==> flow/design.v <==
module keypad_encoder_4x4(input [7:0]data,output reg [3:0] encode_data);
  always @(data) begin
    case(data)
      8'h81: encode_data = 4'd0;
      8'h82: encode_data = 4'd1;
      8'h84: encode_data = 4'd2;
      8'h88: encode_data = 4'd3;
      8'h41: encode_data = 4'd4;
      8'h42: encode_data = 4'd5;
      8'h44: encode_data = 4'd6;
      8'h48: encode_data = 4'd7;
      8'h21: encode_data = 4'd8;
      8'h22: encode_data = 4'd9;
      8'h24: encode_data = 4'd10;
      8'h28: encode_data = 4'd11;
      8'h11: encode_data = 4'd12;
      8'h12: encode_data = 4'd13;
      8'h14: encode_data = 4'd14;
      8'h18: encode_data = 4'd15;
      default: encode_data = 4'd0;
  endcase
 end
endmodule
module keypad_scanner #(parameter rows_count=4, 
                        parameter cols_count=4)(input clk, rst, start, input [rows_count-1:0] rows, input ack, 
                                                output reg[cols_count-1:0] cols,output reg[cols_count+rows_count-1:0] data, output reg done);
  typedef enum {scan_rows, detect_row, wait_key_release} States_e;
  States_e state,nextState;
  always_ff @(posedge clk) begin: rst_clk_blk
    if(!rst) begin
      state <= scan_rows;
    end
    else
      state <= nextState;
  end:rst_clk_blk
  always_ff @(posedge clk) begin: Scanning
   if (!rst) begin 
      cols <= '0;
      cols[0] <= 1; 
   end
   else begin
   if(start == 1) begin:start_fsm
    case(state) 
      scan_rows: begin
                     if(rows == 0) begin
                       cols <= {cols[cols_count-2:0],cols[cols_count-1]}; 
                     end
      end
 endcase
   end
  end
  end:Scanning
  always_comb begin
     case(state) 
      scan_rows: begin 
                   data = '0;
                   done = 0;
                 end
      detect_row: begin 
                    if (ack == 0) begin data = {rows,cols};
                                        done = 1;
                                  end
                    else begin data = 0;
                               done = 0;
                  end
                end            
      wait_key_release: begin 
                   data = 0;
                   done = 0;
                 end  
      default: begin 
                   data = 0;
                   done = 0;
                 end  
    endcase
  end
  always_comb begin: state_change
   case(state) 
     scan_rows: begin
                 if(rows != 0 )
                      nextState = detect_row;
                 else
                      nextState = scan_rows;
     end
     detect_row: if(ack == 1) begin
                    nextState = wait_key_release;
                 end
                 else nextState = detect_row;
     wait_key_release: if(rows != 0) nextState = wait_key_release;
                       else          nextState = scan_rows;
     default: nextState = scan_rows;
   endcase
  end:state_change
endmodule
module keypad_controller #(parameter cols_count=4,parameter rows_count=4)(
                           input clk, rst, enable, ack,
                           output [cols_count-1:0] cols,
                           input [rows_count-1:0]rows,
                           output reg [3:0] encode_data,
                           output reg done);
  wire [cols_count+rows_count-1:0] data;
  keypad_scanner kpad_scanner(.clk(clk), .rst(rst), .start(enable), .rows(rows),.cols(cols),.data(data),.ack(ack),.done(done));
  keypad_encoder_4x4 kpad_encode(.data(data),.encode_data(encode_data));
endmodule
module alu #(parameter BCDdigits=2)(           input [3:0]operator,
					       input bit op1_sign,
					       input bit op2_sign,
                                               input [BCDdigits*4-1:0] operand1,operand2,
                                               output reg [BCDdigits*4*2-1:0]result,
                                               output reg sign);
  parameter plus     = 4'd10;
  parameter subtract = 4'd11;
  parameter mul      = 4'd12;
  parameter div      = 4'd13;
  always_comb begin
     sign = 0;
     case(operator) 
        plus: begin
             if(op1_sign == 0 && op2_sign == 0) begin
	     result =  operand1 + operand2;
             sign = 0;
	     end
	     else if(op1_sign == 0 && op2_sign == 1) begin
	     result =  operand1 - operand2;
             sign = 0;
	     end
	     else if(op1_sign == 1 && op2_sign == 0) begin
	       if (operand1 < operand2) begin
	         result =  operand2 - operand1;
                 sign = 0;
	       end
	       else begin
	         result = operand1 - operand2;
	         sign = 1;
	       end
	       end
	     else begin
	     result =  operand1 + operand2;
             sign = 1;
	     end
            end
        subtract: begin
             if(op1_sign == 0 && op2_sign == 0) begin
	      if (operand1 < operand2) begin
               result = operand2 - operand1;
               sign = 1;
             end
             else begin
               result = operand1 - operand2;
               sign = 0;
             end
             end
            else if(op1_sign == 1 && op2_sign == 1) begin
	      if (operand1 < operand2) begin
               result = operand2 - operand1;
               sign = 0;
             end
             else begin
               result = operand1 - operand2;
               sign = 1;
             end
             end
            else if(op1_sign == 0 && op2_sign == 1) begin
	       result = operand1 + operand2;
               sign = 0;
            end
            else begin
	       result = operand1 + operand2;
               sign = 1;
             end
            end
        mul: begin
             if(op1_sign == 0 && op2_sign == 0) begin
	      result =  operand1 * operand2;
              sign = 0;
	     end
	     else if(op1_sign == 0 && op2_sign == 1) begin
	     result =  operand1 * operand2;
             sign = 1;
	     end
	     else if(op1_sign == 1 && op2_sign == 0) begin
	     result =  operand1 * operand2;
             sign = 1;
	     end
	     else begin
	     result =  operand1 * operand2;
             sign = 0;
	     end
            end
        div: begin
               if(operand2 == 0) result = 0;      
               else  begin
             if(op1_sign == 0 && op2_sign == 0) begin
	      result =  operand1 / operand2;
              sign = 0;
	     end
	     else if(op1_sign == 0 && op2_sign == 1) begin
	     result =  operand1 / operand2;
             sign = 1;
	     end
	     else if(op1_sign == 1 && op2_sign == 0) begin
	     result =  operand1 / operand2;
             sign = 1;
	     end
	     else begin
	     result =  operand1 / operand2;
             sign = 0;
	     end
	       end
            end
        default: begin 
	          result = 0;
		  sign = 0;
		 end
      endcase
  end
endmodule
module BCD2binary #(parameter BCDdigits = 4)(input [BCDdigits*4-1:0] bcd,
                                             output reg [BCDdigits*4-1:0] binary);
 always @(bcd)begin
    binary = bcd[15:12]* 10'd1000 + bcd[11:8] * 8'd100 +bcd[7:4] * 8'd10 + bcd[3:0]; 
 end
endmodule
module binary2BCD(input [15:0] binary,
                  output reg [15:0] bcd);
  reg[3:0] digit1,digit2,digit3,digit4;
  integer counter;
  always @(binary) begin
      digit1 = 0;
      digit2 = 0;
      digit3 = 0;
      digit4 = 0;
      counter = 0;
   if(binary <= 16'h270f) begin   
    for (counter = 15; counter >= 0; counter = counter - 1) begin
      if(digit2 >= 5)  digit2 = digit2 + 3;
      if(digit3 >= 5)  digit3 = digit3 + 3;
      if(digit4 >= 5)  digit4 = digit4 + 3;
      digit1 = digit1 << 1;
      digit1[0] = digit2[3];
      digit2 = digit2 << 1;
      digit2[0] = digit3[3];
      digit3 = digit3 << 1;
      digit3[0] = digit4[3];
      digit4 = digit4 << 1;
      digit4[0] = binary[counter];  
    end
   bcd = {digit1,digit2,digit3,digit4};
  end
  else begin
    bcd = {4'h0,4'ha,4'hb,4'hb};
  end
  end
endmodule
`timescale 1 ns / 1 ns
module control_logic #(parameter BCDdigits=2)(input [3:0] data,
                                            input clk, rst, done,
                                            output reg ack,
                                            output reg [BCDdigits*4*2-1:0] display,
                                            output reg sign);
  typedef enum {start, receiveBCDdigits_set1, receiveOperation, receiveBCDdigits_set2, compute_and_continue, ack_BCDdigits_set1, ack_BCDdigits_set2, ack_operation} States_e;
  States_e state,nextState;
  reg [BCDdigits*4-1:0] operand1,operand2;
  reg [3:0] operator;
  reg op1_sign;
  wire [BCDdigits*4*2-1:0] op_bin1,op_bin2;
  wire [BCDdigits*4*2-1:0] op;
  wire op2_sign,alu_sign;
  reg [15:0] alu_op1,alu_op2;    
  reg [31:0] alu_result;
  reg [15:0] condt_result;
  assign condt_result = (alu_result > 32'd9999) ? '1:alu_result[15:0];
  assign op2_sign = '0;
  alu#(.BCDdigits(4)) alu(.operator(operator),.operand1(op_bin1),.operand2(op_bin2),.result(alu_result),.sign(alu_sign),.op1_sign(op1_sign),.op2_sign(op2_sign));  
  BCD2binary bb1(.bcd(alu_op1),.binary(op_bin1));
  BCD2binary bb2(.bcd(alu_op2),.binary(op_bin2));
  binary2BCD b2b(.binary(condt_result),.bcd(op));
  always_ff @(posedge clk) begin: rst_clk_blk
    if(!rst) begin
     state <= start;
    end
    else
      state <= nextState;
  end:rst_clk_blk
 always @(posedge clk) begin:fsm_logic
      case(state)
        start:   begin  ack <= '0;
                   operand1 <= '0;
                   operand2 <= '0;
                   operator <= '0;
                   alu_op1  <= '0;
                   alu_op2  <= '0; 
                   op1_sign <= '0;
                 end
        receiveBCDdigits_set1: begin 
                            ack <= 1;
                            if(data <= 4'd9) begin   
                              operand1 <= {operand1[BCDdigits*4-4-1:0],data};   
                            end
                            sign <= 0;
                           end
        ack_BCDdigits_set1: 
                            begin 
                               ack <= 0;
                               alu_op1 <= operand1;
                               display <= operand1;
                            end
        receiveOperation: begin
                           ack <= 1;
                           operator <= data[3:0];   
                          end
        ack_operation: 
                       begin 
                          ack <= 0;
                       end
        receiveBCDdigits_set2: begin 
                           ack <= 1;
                             operand2 <= {operand2[BCDdigits*4-4-1:0],data};   
                           sign <= 0;
                         end
        ack_BCDdigits_set2: 
                            begin
                              ack <= 0;
			      sign <= 0;
                              display <= operand2;
                              alu_op2 <= operand2;
                            end
        compute_and_continue: begin 
                         ack <= 1;
                         if(data >=4'd9) begin   
                           if(op != 16'habb) alu_op1 <= op;
                           else alu_op1 <= 0;
                           op1_sign <= alu_sign;
                           operand2 <= '0;
                           alu_op2 <= '0;
                           operator <= data[3:0];
                           display <= op; 
			   sign <= alu_sign;
                         end
                   end
        endcase
  end:fsm_logic
  always_comb begin: always_comb_nextstate
    case(state)
         start:           if(done == 1) nextState = receiveBCDdigits_set1;
                          else nextState = start;
        receiveBCDdigits_set1: 
                          if (done == 1) nextState = ack_BCDdigits_set1;
                          else nextState = receiveBCDdigits_set1;
        ack_BCDdigits_set1: 
                         if(done == 1 && data <= 4'd9) 
                           nextState = receiveBCDdigits_set1;
                         else if (done == 1 && data <=4'd13) 
                           nextState = receiveOperation;
                         else if(done ==1)
                           nextState = start;
                         else nextState = ack_BCDdigits_set1;
        receiveOperation:
                          if(done == 1) nextState = ack_operation;
                          else nextState = receiveOperation;
        ack_operation: 
                     if(done==1)
                       nextState = receiveBCDdigits_set2;
                     else nextState = ack_operation;
        receiveBCDdigits_set2:
                          if (done == 1) nextState = ack_BCDdigits_set2;
                          else nextState = receiveBCDdigits_set2;
        ack_BCDdigits_set2:
                         if(done == 1 && data <= 4'd9) 
                           nextState = receiveBCDdigits_set2;
                         else if (done == 1 && data <= 4'd14) 
                           nextState = compute_and_continue;
                         else if(done ==1)
                           nextState = start;
                         else nextState = ack_BCDdigits_set2;
        compute_and_continue: if (data <= 4'd13)
                           nextState = ack_operation;
                         else if (done == 1)
                           nextState = start;
                         else nextState = compute_and_continue;
        default : nextState = start;       
        endcase
  end: always_comb_nextstate
endmodule
module BCD2seg7 (input [3:0] bcd,
                 output reg [7:0]leds);
	always @(bcd)
		case (bcd)      
			4'h0: leds = 8'b0111_1110;
	   		4'h1: leds = 8'b0011_0000;
			4'h2: leds = 8'b0110_1101;
			4'h3: leds = 8'b0111_1001;
			4'h4: leds = 8'b0011_0011;
			4'h5: leds = 8'b0101_1011;
			4'h6: leds = 8'b0101_1111;
			4'h7: leds = 8'b0111_0000;
			4'h8: leds = 8'b0111_1111;
			4'h9: leds = 8'b0111_1011;
			4'ha: leds = 8'b0100_1111;   
			4'hb: leds = 8'b0000_0101;   
			default: leds = 8'b0000_0000;
		endcase
endmodule
module display #(parameter BCDdigits = 2)(input [BCDdigits*4*2-1:0] display_data,
                                          output wire [7:0]seven_seg_data1,seven_seg_data2,seven_seg_data3,seven_seg_data4);
 BCD2seg7 disp1(.bcd(display_data[15:12]),.leds(seven_seg_data1));
 BCD2seg7 disp2(.bcd(display_data[11:8]),.leds(seven_seg_data2));
 BCD2seg7 disp3(.bcd(display_data[7:4]),.leds(seven_seg_data3));
 BCD2seg7 disp4(.bcd(display_data[3:0]),.leds(seven_seg_data4));
endmodule
`timescale 1 ns / 1 ns
module calculator #(parameter BCDdigits = 2,parameter cols_count=4,parameter rows_count=4)(
                                                                                          input clk,rst,start,
                                                                                          output [cols_count-1:0] cols,
                                                                                          input [rows_count-1:0] rows,
                                                                                          output reg [7:0] digit1,digit2,digit3,digit4,
                                                                                          output reg sign);
  wire [BCDdigits*4*2-1:0] display;
  wire [3:0]encode_data;
  wire done,ack;
  keypad_controller kpad_controller(.clk(clk), .rst(rst), .enable(start), .ack(ack),.cols(cols),.rows(rows),.encode_data(encode_data),.done(done));
  control_logic control_logic(.data(encode_data), .clk(clk), .rst(rst), .done(done), .ack(ack), .display(display),.sign(sign));
  display disp(.display_data(display[15:0]),.seven_seg_data1(digit1),.seven_seg_data2(digit2),.seven_seg_data3(digit3),.seven_seg_data4(digit4));
 endmodule
# From RTL to reports: calculator
# Tool output for the design above before and after an edit, in the order of the flow.
# Lines under "before" count in the file above, lines under "after" in the edited file.
# "delta": "after" minus "before" as printed here. "change_rel_pct": 100 x difference / "before".
# Library cell names are shortened.
# The mark - stands for no value.
[inputs]
top_module = "calculator"
clock_port = "clk"
library = "sky130hd"
lib_corner = "tt_025C_1v80"

# The edit
# Unified diff, file above to edited file.
# The edit is scripted: it alters the design's behaviour and was not made to optimise anything.
# begin of diff
@@ -93,5 +93,5 @@
   end:state_change
 endmodule
-module keypad_controller #(parameter cols_count=4,parameter rows_count=4)(
+module keypad_controller #(parameter cols_count=4,parameter rows_count=2)(
                            input clk, rst, enable, ack,
                            output [cols_count-1:0] cols,
# end of diff

# After elaboration
# Counts by Yosys on the flattened word-level netlist (proc, flatten, opt, wreduce; memories kept). Print and check cells are left out. Cells with the same type and inputs are merged into one.
# Yosys's memory passes give these memory sizes; they may raise the number of words (mostly to a power of two), join words into wider ones and drop unused or constant bits.
[word_totals]
columns = ["element", "before", "after", "delta", "change_rel_pct"]
rows = [
  ["regBits", 139, 139, 0, 0.00],
  ["latch_bits", 0, 0, 0, "-"],
  ["mem_bits_rw", 0, 0, 0, "-"],
  ["mem_bits_ro", 448, 448, 0, 0.00],
  ["clocked_rd_ports_x_width", 28, 28, 0, 0.00],
  ["memories", 4, 4, 0, 0.00],
  ["inputBits", 7, 7, 0, 0.00],
  ["out_inout_bits", 37, 37, 0, 0.00],
  ["elab_cells", 333, 326, -7, -2.10],
]
[memory_table]
columns = ["element", "before", "after"]
rows = [
  ["mem_shapes", "16 x 7 bit 1R0W; 16 x 7 bit 1R0W; 16 x 7 bit 1R0W; 16 x 7 bit 1R0W", "16 x 7 bit 1R0W; 16 x 7 bit 1R0W; 16 x 7 bit 1R0W; 16 x 7 bit 1R0W"],
]
[classes]
columns = ["element", "before", "after", "delta", "change_rel_pct"]
rows = [
  ["n_addsub", 53, 53, 0, 0.00],
  ["mul", 7, 7, 0, 0.00],
  ["div", 1, 1, 0, 0.00],
  ["cmp", 51, 51, 0, 0.00],
  ["n_eq", 31, 24, -7, -22.58],
  ["n_shift", 0, 0, 0, "-"],
  ["muxes", 144, 144, 0, 0.00],
  ["logic", 0, 0, 0, "-"],
  ["reduce_and_logical", 29, 29, 0, 0.00],
]
[op_table]
columns = ["cell", "before", "after", "delta", "change_rel_pct"]
rows = [
  ["8-bit by 5-bit equality test with 1-bit output with constant B", 4, 0, -4, -100.00],
  ["8-bit by 6-bit equality test with 1-bit output with constant B", 4, 0, -4, -100.00],
  ["8-bit by 7-bit equality test with 1-bit output with constant B", 4, 0, -4, -100.00],
  ["6-bit by 5-bit equality test with 1-bit output with constant B", 0, 4, 4, "-"],
  ["6-bit equality test with constant B", 0, 4, 4, "-"],
  ["8-bit equality test with constant B", 3, 0, -3, -100.00],
  ["8-bit two-way mux", 4, 2, -2, -50.00],
  ["6-bit two-way mux", 0, 2, 2, "-"],
  ["4-bit case mux with 15-bit select", 1, 0, -1, -100.00],
  ["4-bit case mux with 8-bit select", 0, 1, 1, "-"],
  ["4-bit two-way mux", 71, 71, 0, 0.00],
  ["4-bit by 3-bit greater-or-equal comparator with 1-bit output with constant B", 44, 44, 0, 0.00],
  ["4-bit by 2-bit adder with 4-bit output with constant B", 34, 34, 0, 0.00],
  ["3-bit two-way mux", 27, 27, 0, 0.00],
  ["1-bit two-way mux", 11, 11, 0, 0.00],
  ["3-bit by 2-bit adder with 3-bit output with constant B", 10, 10, 0, 0.00],
  ["32-bit two-way mux", 9, 9, 0, 0.00],
  ["2-bit AND reduction", 8, 8, 0, 0.00],
  ["16-bit two-way mux", 6, 6, 0, 0.00],
  ["3-bit nonzero test", 5, 5, 0, 0.00],
  ["32-bit by 3-bit equality test with 1-bit output with constant B", 4, 4, 0, 0.00],
  ["4-bit equality test with constant B", 4, 4, 0, 0.00],
  ["2-bit nonzero test", 4, 4, 0, 0.00],
  ["32-bit by 2-bit equality test with 1-bit output with constant B", 3, 3, 0, 0.00],
  ["4-bit less-or-equal comparator with constant B", 3, 3, 0, 0.00],
  ["1-bit logical AND", 3, 3, 0, 0.00],
  ["1-bit case mux with 2-bit select", 3, 3, 0, 0.00],
  ["16-bit case mux with 3-bit select", 3, 3, 0, 0.00],
]
# Not every row of either side is listed.

# Longest topological paths
# Yosys ltp: most cells in a row. Word level: on the elaborated netlist, between registers, memories and ports. Mapped: between sequential cells and ports; inverters and the memories' decode and read muxes count.
[logic_depth]
columns = ["element", "before", "after", "delta", "change_rel_pct"]
rows = [
  ["ltp_word", 61, 61, 0, 0.00],
  ["ABC_AREA", "0", "0", "-", "-"],
  ["mapped_depth", 473, 470, -3, -0.63],
  ["depth_no_buf", 431, 443, 12, 2.78],
]

# Synthesis result
# Yosys stat after the flow's synthesis: flattened, memories mapped to cells. It holds for the ABC_AREA given above (unset counts as 0); a run with the other value may have another netlist.
[synth_totals]
columns = ["element", "before", "after", "delta", "change_rel_pct"]
rows = [
  ["stdcells", 4883, 4935, 52, 1.06],
  ["mapped_area_um2", 36546.3, 36724.0, 177.7, 0.49],
  ["sequential_area_um2", 2712.6, 2712.6, 0.0, 0.00],
  ["flip_flops", 106, 106, 0, 0.00],
  ["n_buf", 151, 129, -22, -14.57],
]
[types]
columns = ["cell_type", "before", "after", "delta", "change_rel_pct"]
rows = [
  ["a21oi_1", 258, 296, 38, 14.73],
  ["inv_1", 349, 320, -29, -8.31],
  ["nand2_1", 421, 449, 28, 6.65],
  ["nor3_1", 261, 234, -27, -10.34],
  ["a31oi_1", 42, 67, 25, 59.52],
  ["o21ai_0", 142, 165, 23, 16.20],
  ["o21a_1", 205, 183, -22, -10.73],
  ["a21o_1", 81, 103, 22, 27.16],
  ["nor2b_1", 32, 54, 22, 68.75],
  ["or2_2", 32, 53, 21, 65.62],
  ["nor2_1", 498, 479, -19, -3.82],
  ["xor2_1", 64, 83, 19, 29.69],
  ["mux2_2", 56, 73, 17, 30.36],
  ["buf_2", 33, 16, -17, -51.52],
  ["xnor2_1", 139, 126, -13, -9.35],
  ["o31ai_1", 105, 92, -13, -12.38],
  ["o22ai_1", 37, 47, 10, 27.03],
  ["a41oi_1", 13, 4, -9, -69.23],
]
# Not every row of either side is listed.
# By module: a second synthesis without flattening, with its own total; a netlist apart from the flattened one above.
[hier_totals]
columns = ["element", "before", "after", "delta", "change_rel_pct"]
rows = [
  ["cells_unflattened", 6104, 6105, 1, 0.02],
  ["area_unflattened_um2", 46265.6, 46269.4, 3.8, 0.01],
]
# Rows give one instance, submodules left out.
[modules_before]
columns = ["mod", "n_inst", "cells", "area_um2", "mod_seq_area_um2"]
rows = [
  ["alu #(BCDdigits=4)", 1, 4579, 33492.1, 0.0],
  ["binary2BCD", 1, 733, 4838.4, 0.0],
  ["BCD2binary", 2, 184, 1636.6, 0.0],
  ["control_logic", 1, 231, 3125.5, 2052.0],
  ["BCD2seg7", 4, 35, 269.0, 0.0],
  ["keypad_scanner", 1, 36, 335.3, 140.1],
  ["keypad_encoder_4x4", 1, 17, 125.1, 0.0],
  ["calculator", 1, 0, 0.0, 0.0],
  ["display", 1, 0, 0.0, 0.0],
  ["keypad_controller", 1, 0, 0.0, 0.0],
]
[modules_after]
columns = ["mod", "n_inst", "cells", "area_um2", "mod_seq_area_um2"]
rows = [
  ["alu #(BCDdigits=4)", 1, 4579, 33492.1, 0.0],
  ["binary2BCD", 1, 733, 4838.4, 0.0],
  ["BCD2binary", 2, 184, 1636.6, 0.0],
  ["control_logic", 1, 231, 3125.5, 2052.0],
  ["BCD2seg7", 4, 35, 269.0, 0.0],
  ["keypad_scanner", 1, 36, 335.3, 140.1],
  ["keypad_encoder_4x4", 1, 17, 125.1, 0.0],
  ["keypad_controller", 1, 1, 3.8, 0.0],
  ["calculator", 1, 0, 0.0, 0.0],
  ["display", 1, 0, 0.0, 0.0],
]

# Worst setup path after synthesis
# Source: OpenSTA report_checks on the synthesized netlist (no wires, ideal clock, input and output delay 20% of the period each), path of least setup slack; recovery checks are left aside. Register names are those of the netlist, which keeps one name where synthesis merged equal registers.
[synth_timing]
columns = ["element", "before", "after", "delta", "change_rel_pct"]
rows = [
  ["path_kind", "flip-flop to flip-flop", "flip-flop to flip-flop", "-", "-"],
  ["from", "register control_logic.alu_op2[6]", "register control_logic.alu_op2[6]", "-", "-"],
  ["to", "register (no name shown)", "register (no name shown)", "-", "-"],
  ["tclk_ns", 85.0, 85.0, 0.0, 0.00],
  ["setup_time_ns", 0.070, 0.075, 0.005, "-"],
  ["t_first_pin_ns", 0.000, 0.000, 0.000, "-"],
  ["arrival_time_ns", 86.046, 84.985, -1.061, -1.23],
  ["required_ns", 84.930, 84.925, -0.005, -0.01],
  ["slack_ns", -1.116, -0.060, 1.056, "-"],
  ["path_delay_ns", 86.116, 85.060, -1.056, -1.23],
  ["path_stages", 443, 434, -9, -2.03],
  ["n_path_buf", 44, 34, -10, -22.73],
  ["period_less_setup_slack_ns", 86.116, 85.06, -1.056, -1.23],
]
# "path_delay_ns" is the arrival time less input delay plus setup time.
# "path_stages": output pins that drive a net of the path, with the launching flip-flop's if there is one; two outputs of one cell count as two.
# "period_less_setup_slack_ns" = period - worst setup slack (recovery checks aside). The figure is calculated, with input and output delays left at 20% of the set period.
# A register here has more assigning lines than the two given.
[synth_between_before]
path_cell_list = "edfxtp_1 > ha_1 > inv_1 > fa_1 > inv_1 > ha_1 > fa_1 > inv_1 > nand2_1 > nor3_1 > ha_1 > o21a_1 > o22ai_1 > o311ai_1 > and3_1 > ha_1 > a21o_1 > a21oi_1 > [407 not listed] > a21oi_1 > nor2b_1 > o21ai_0 > nand2b_1 > a21oi_1 > o2111ai_1 > a2111oi_0 > nand4_1 > a2111oi_0 > nand4_1 > o31a_1 > and2_1 > a211oi_1 > o21a_1 > inv_1 > ha_1 > o21a_1 > a21oi_1"
cone_cells = 82
cone_classes = "20 x add/sub; 2 x mul; 1 x div; 18 x compare; 40 x mux; 1 x reduce/logical"
[synth_lines_before]
columns = ["element", "line", "text"]
rows = [
  ["start: declaration", 269, "reg [15:0] alu_op1,alu_op2;"],
  ["start: assignment", 292, "alu_op2  <= '0;"],
  ["start: assignment", 326, "alu_op2 <= operand2;"],
]
# before: Chain of elaborated cells between the ends: none given.
[synth_between_after]
path_cell_list = "edfxtp_1 > ha_1 > inv_1 > fa_1 > inv_1 > ha_1 > clkbuf_1 > inv_1 > clkbuf_1 > ha_1 > o21a_1 > o221ai_1 > nor3_1 > ha_1 > o211a_1 > o211a_1 > or4_1 > a21oi_1 > [398 not listed] > o21ai_0 > nand2b_1 > a211oi_1 > o21ai_0 > nor4_1 > o2111ai_1 > a221o_1 > a21oi_1 > nand3_1 > o31ai_1 > o2111ai_1 > and2_1 > a211oi_1 > o21a_1 > inv_1 > ha_1 > mux2_2 > o22ai_1"
cone_cells = 82
cone_classes = "20 x add/sub; 2 x mul; 1 x div; 18 x compare; 40 x mux; 1 x reduce/logical"
[synth_lines_after]
columns = ["element", "line", "text"]
rows = [
  ["start: declaration", 269, "reg [15:0] alu_op1,alu_op2;"],
  ["start: assignment", 292, "alu_op2  <= '0;"],
  ["start: assignment", 326, "alu_op2 <= operand2;"],
]
# after: Chain of elaborated cells between the ends: none given.

# Worst path after layout
# From the final timing report of each run of pair A: the path of least setup slack in the routed layout; clock arrival at registers is part of the times.
[layout_timing]
columns = ["element", "before", "after", "delta", "change_rel_pct"]
rows = [
  ["path_kind", "flip-flop to flip-flop", "flip-flop to flip-flop", "-", "-"],
  ["from", "register control_logic.alu_op2[6]", "register control_logic.alu_op2[4]", "-", "-"],
  ["to", "register (no name shown)", "register (no name shown)", "-", "-"],
  ["tclk_ns", 85.0, 85.0, 0.0, 0.00],
  ["setup_time_ns", 0.06, 0.07, 0.01, "-"],
  ["t_first_pin_ns", 0.35, 0.35, 0.00, 0.00],
  ["arrival_time_ns", 80.46, 80.19, -0.27, -0.34],
  ["required_ns", 85.28, 85.27, -0.01, -0.01],
  ["slack_ns", 4.82, 5.08, 0.26, "-"],
  ["path_stages", 409, 415, 6, 1.47],
  ["n_path_buf", 8, 11, 3, 37.50],
]
# A register here has more assigning lines than the two given.
[layout_between_before]
path_cell_list = "edfxtp_1 > ha_1 > inv_1 > fa_1 > inv_1 > ha_1 > fa_2 > and2_1 > a21oi_4 > nor2_2 > nand2_2 > nor2_1 > ha_1 > or3_1 > o22a_2 > mux2i_1 > and3_1 > ha_1 > [373 not listed] > nor2b_1 > o21ai_0 > nand2b_1 > a21oi_1 > o2111ai_1 > a2111oi_1 > nand4_1 > a2111oi_1 > nand4_1 > o31a_1 > and2_1 > a211oi_2 > o21a_2 > inv_1 > ha_1 > mux2i_1 > nand2b_1 > o21ai_1"
cone_cells = 82
cone_classes = "20 x add/sub; 2 x mul; 1 x div; 18 x compare; 40 x mux; 1 x reduce/logical"
[layout_lines_before]
columns = ["element", "line", "text"]
rows = [
  ["start: declaration", 269, "reg [15:0] alu_op1,alu_op2;"],
  ["start: assignment", 292, "alu_op2  <= '0;"],
  ["start: assignment", 326, "alu_op2 <= operand2;"],
]
# before: Chain of elaborated cells between the ends: none given.
[layout_between_after]
path_cell_list = "edfxtp_1 > ha_1 > inv_1 > fa_1 > inv_1 > ha_1 > inv_2 > ha_1 > o21a_1 > o22a_1 > mux2i_2 > nor2_1 > ha_1 > a21o_1 > o211a_1 > or4_1 > a21oi_1 > ha_1 > [379 not listed] > o21ai_0 > nand2b_1 > a211oi_2 > o21ai_0 > nor4_1 > o2111ai_1 > a221o_1 > a21oi_1 > nand3_1 > o31ai_4 > o2111ai_4 > and2_1 > a211oi_2 > o21a_2 > inv_1 > ha_1 > mux2_2 > o22ai_1"
cone_cells = 82
cone_classes = "20 x add/sub; 2 x mul; 1 x div; 18 x compare; 40 x mux; 1 x reduce/logical"
[layout_lines_after]
columns = ["element", "line", "text"]
rows = [
  ["start: declaration", 269, "reg [15:0] alu_op1,alu_op2;"],
  ["start: assignment", 292, "alu_op2  <= '0;"],
  ["start: assignment", 326, "alu_op2 <= operand2;"],
]
# after: Chain of elaborated cells between the ends: none given.

# Flow runs
# Runs of the flow (Yosys, OpenROAD) on both versions; the two runs of a pair have the same settings. The constraints put input and output delay at 20% of the set period each and load the outputs with 0.01 pF.
[settings_pair_A]
CORE_UTILIZATION = 40
period_ns = 85.0
CAP_MARGIN = 20
CORE_MARGIN = 2
SLEW_MARGIN = 20
[measured_pair_A]
columns = ["element", "before", "after", "delta", "change_rel_pct"]
rows = [
  ["synth_area_um2", 36546.3, 36724.0, 177.7, 0.49],
  ["dieArea_um2", 93798.3, 94249.0, 450.7, 0.48],
  ["layout_utilization_frac", 0.446, 0.444, -0.002, "-"],
  ["ws_setup_ns", 4.821, 5.083, 0.262, "-"],
  ["tns_ns", 0.000, 0.000, 0.000, "-"],
  ["hold_ws_ns", 0.509, 0.488, -0.021, "-"],
  ["achievedPeriod_ns", 80.179, 79.917, -0.262, -0.33],
]
# "achievedPeriod_ns" means the clock period less the worst setup slack. The figure is calculated, with input and output delays left at 20% of the set period.
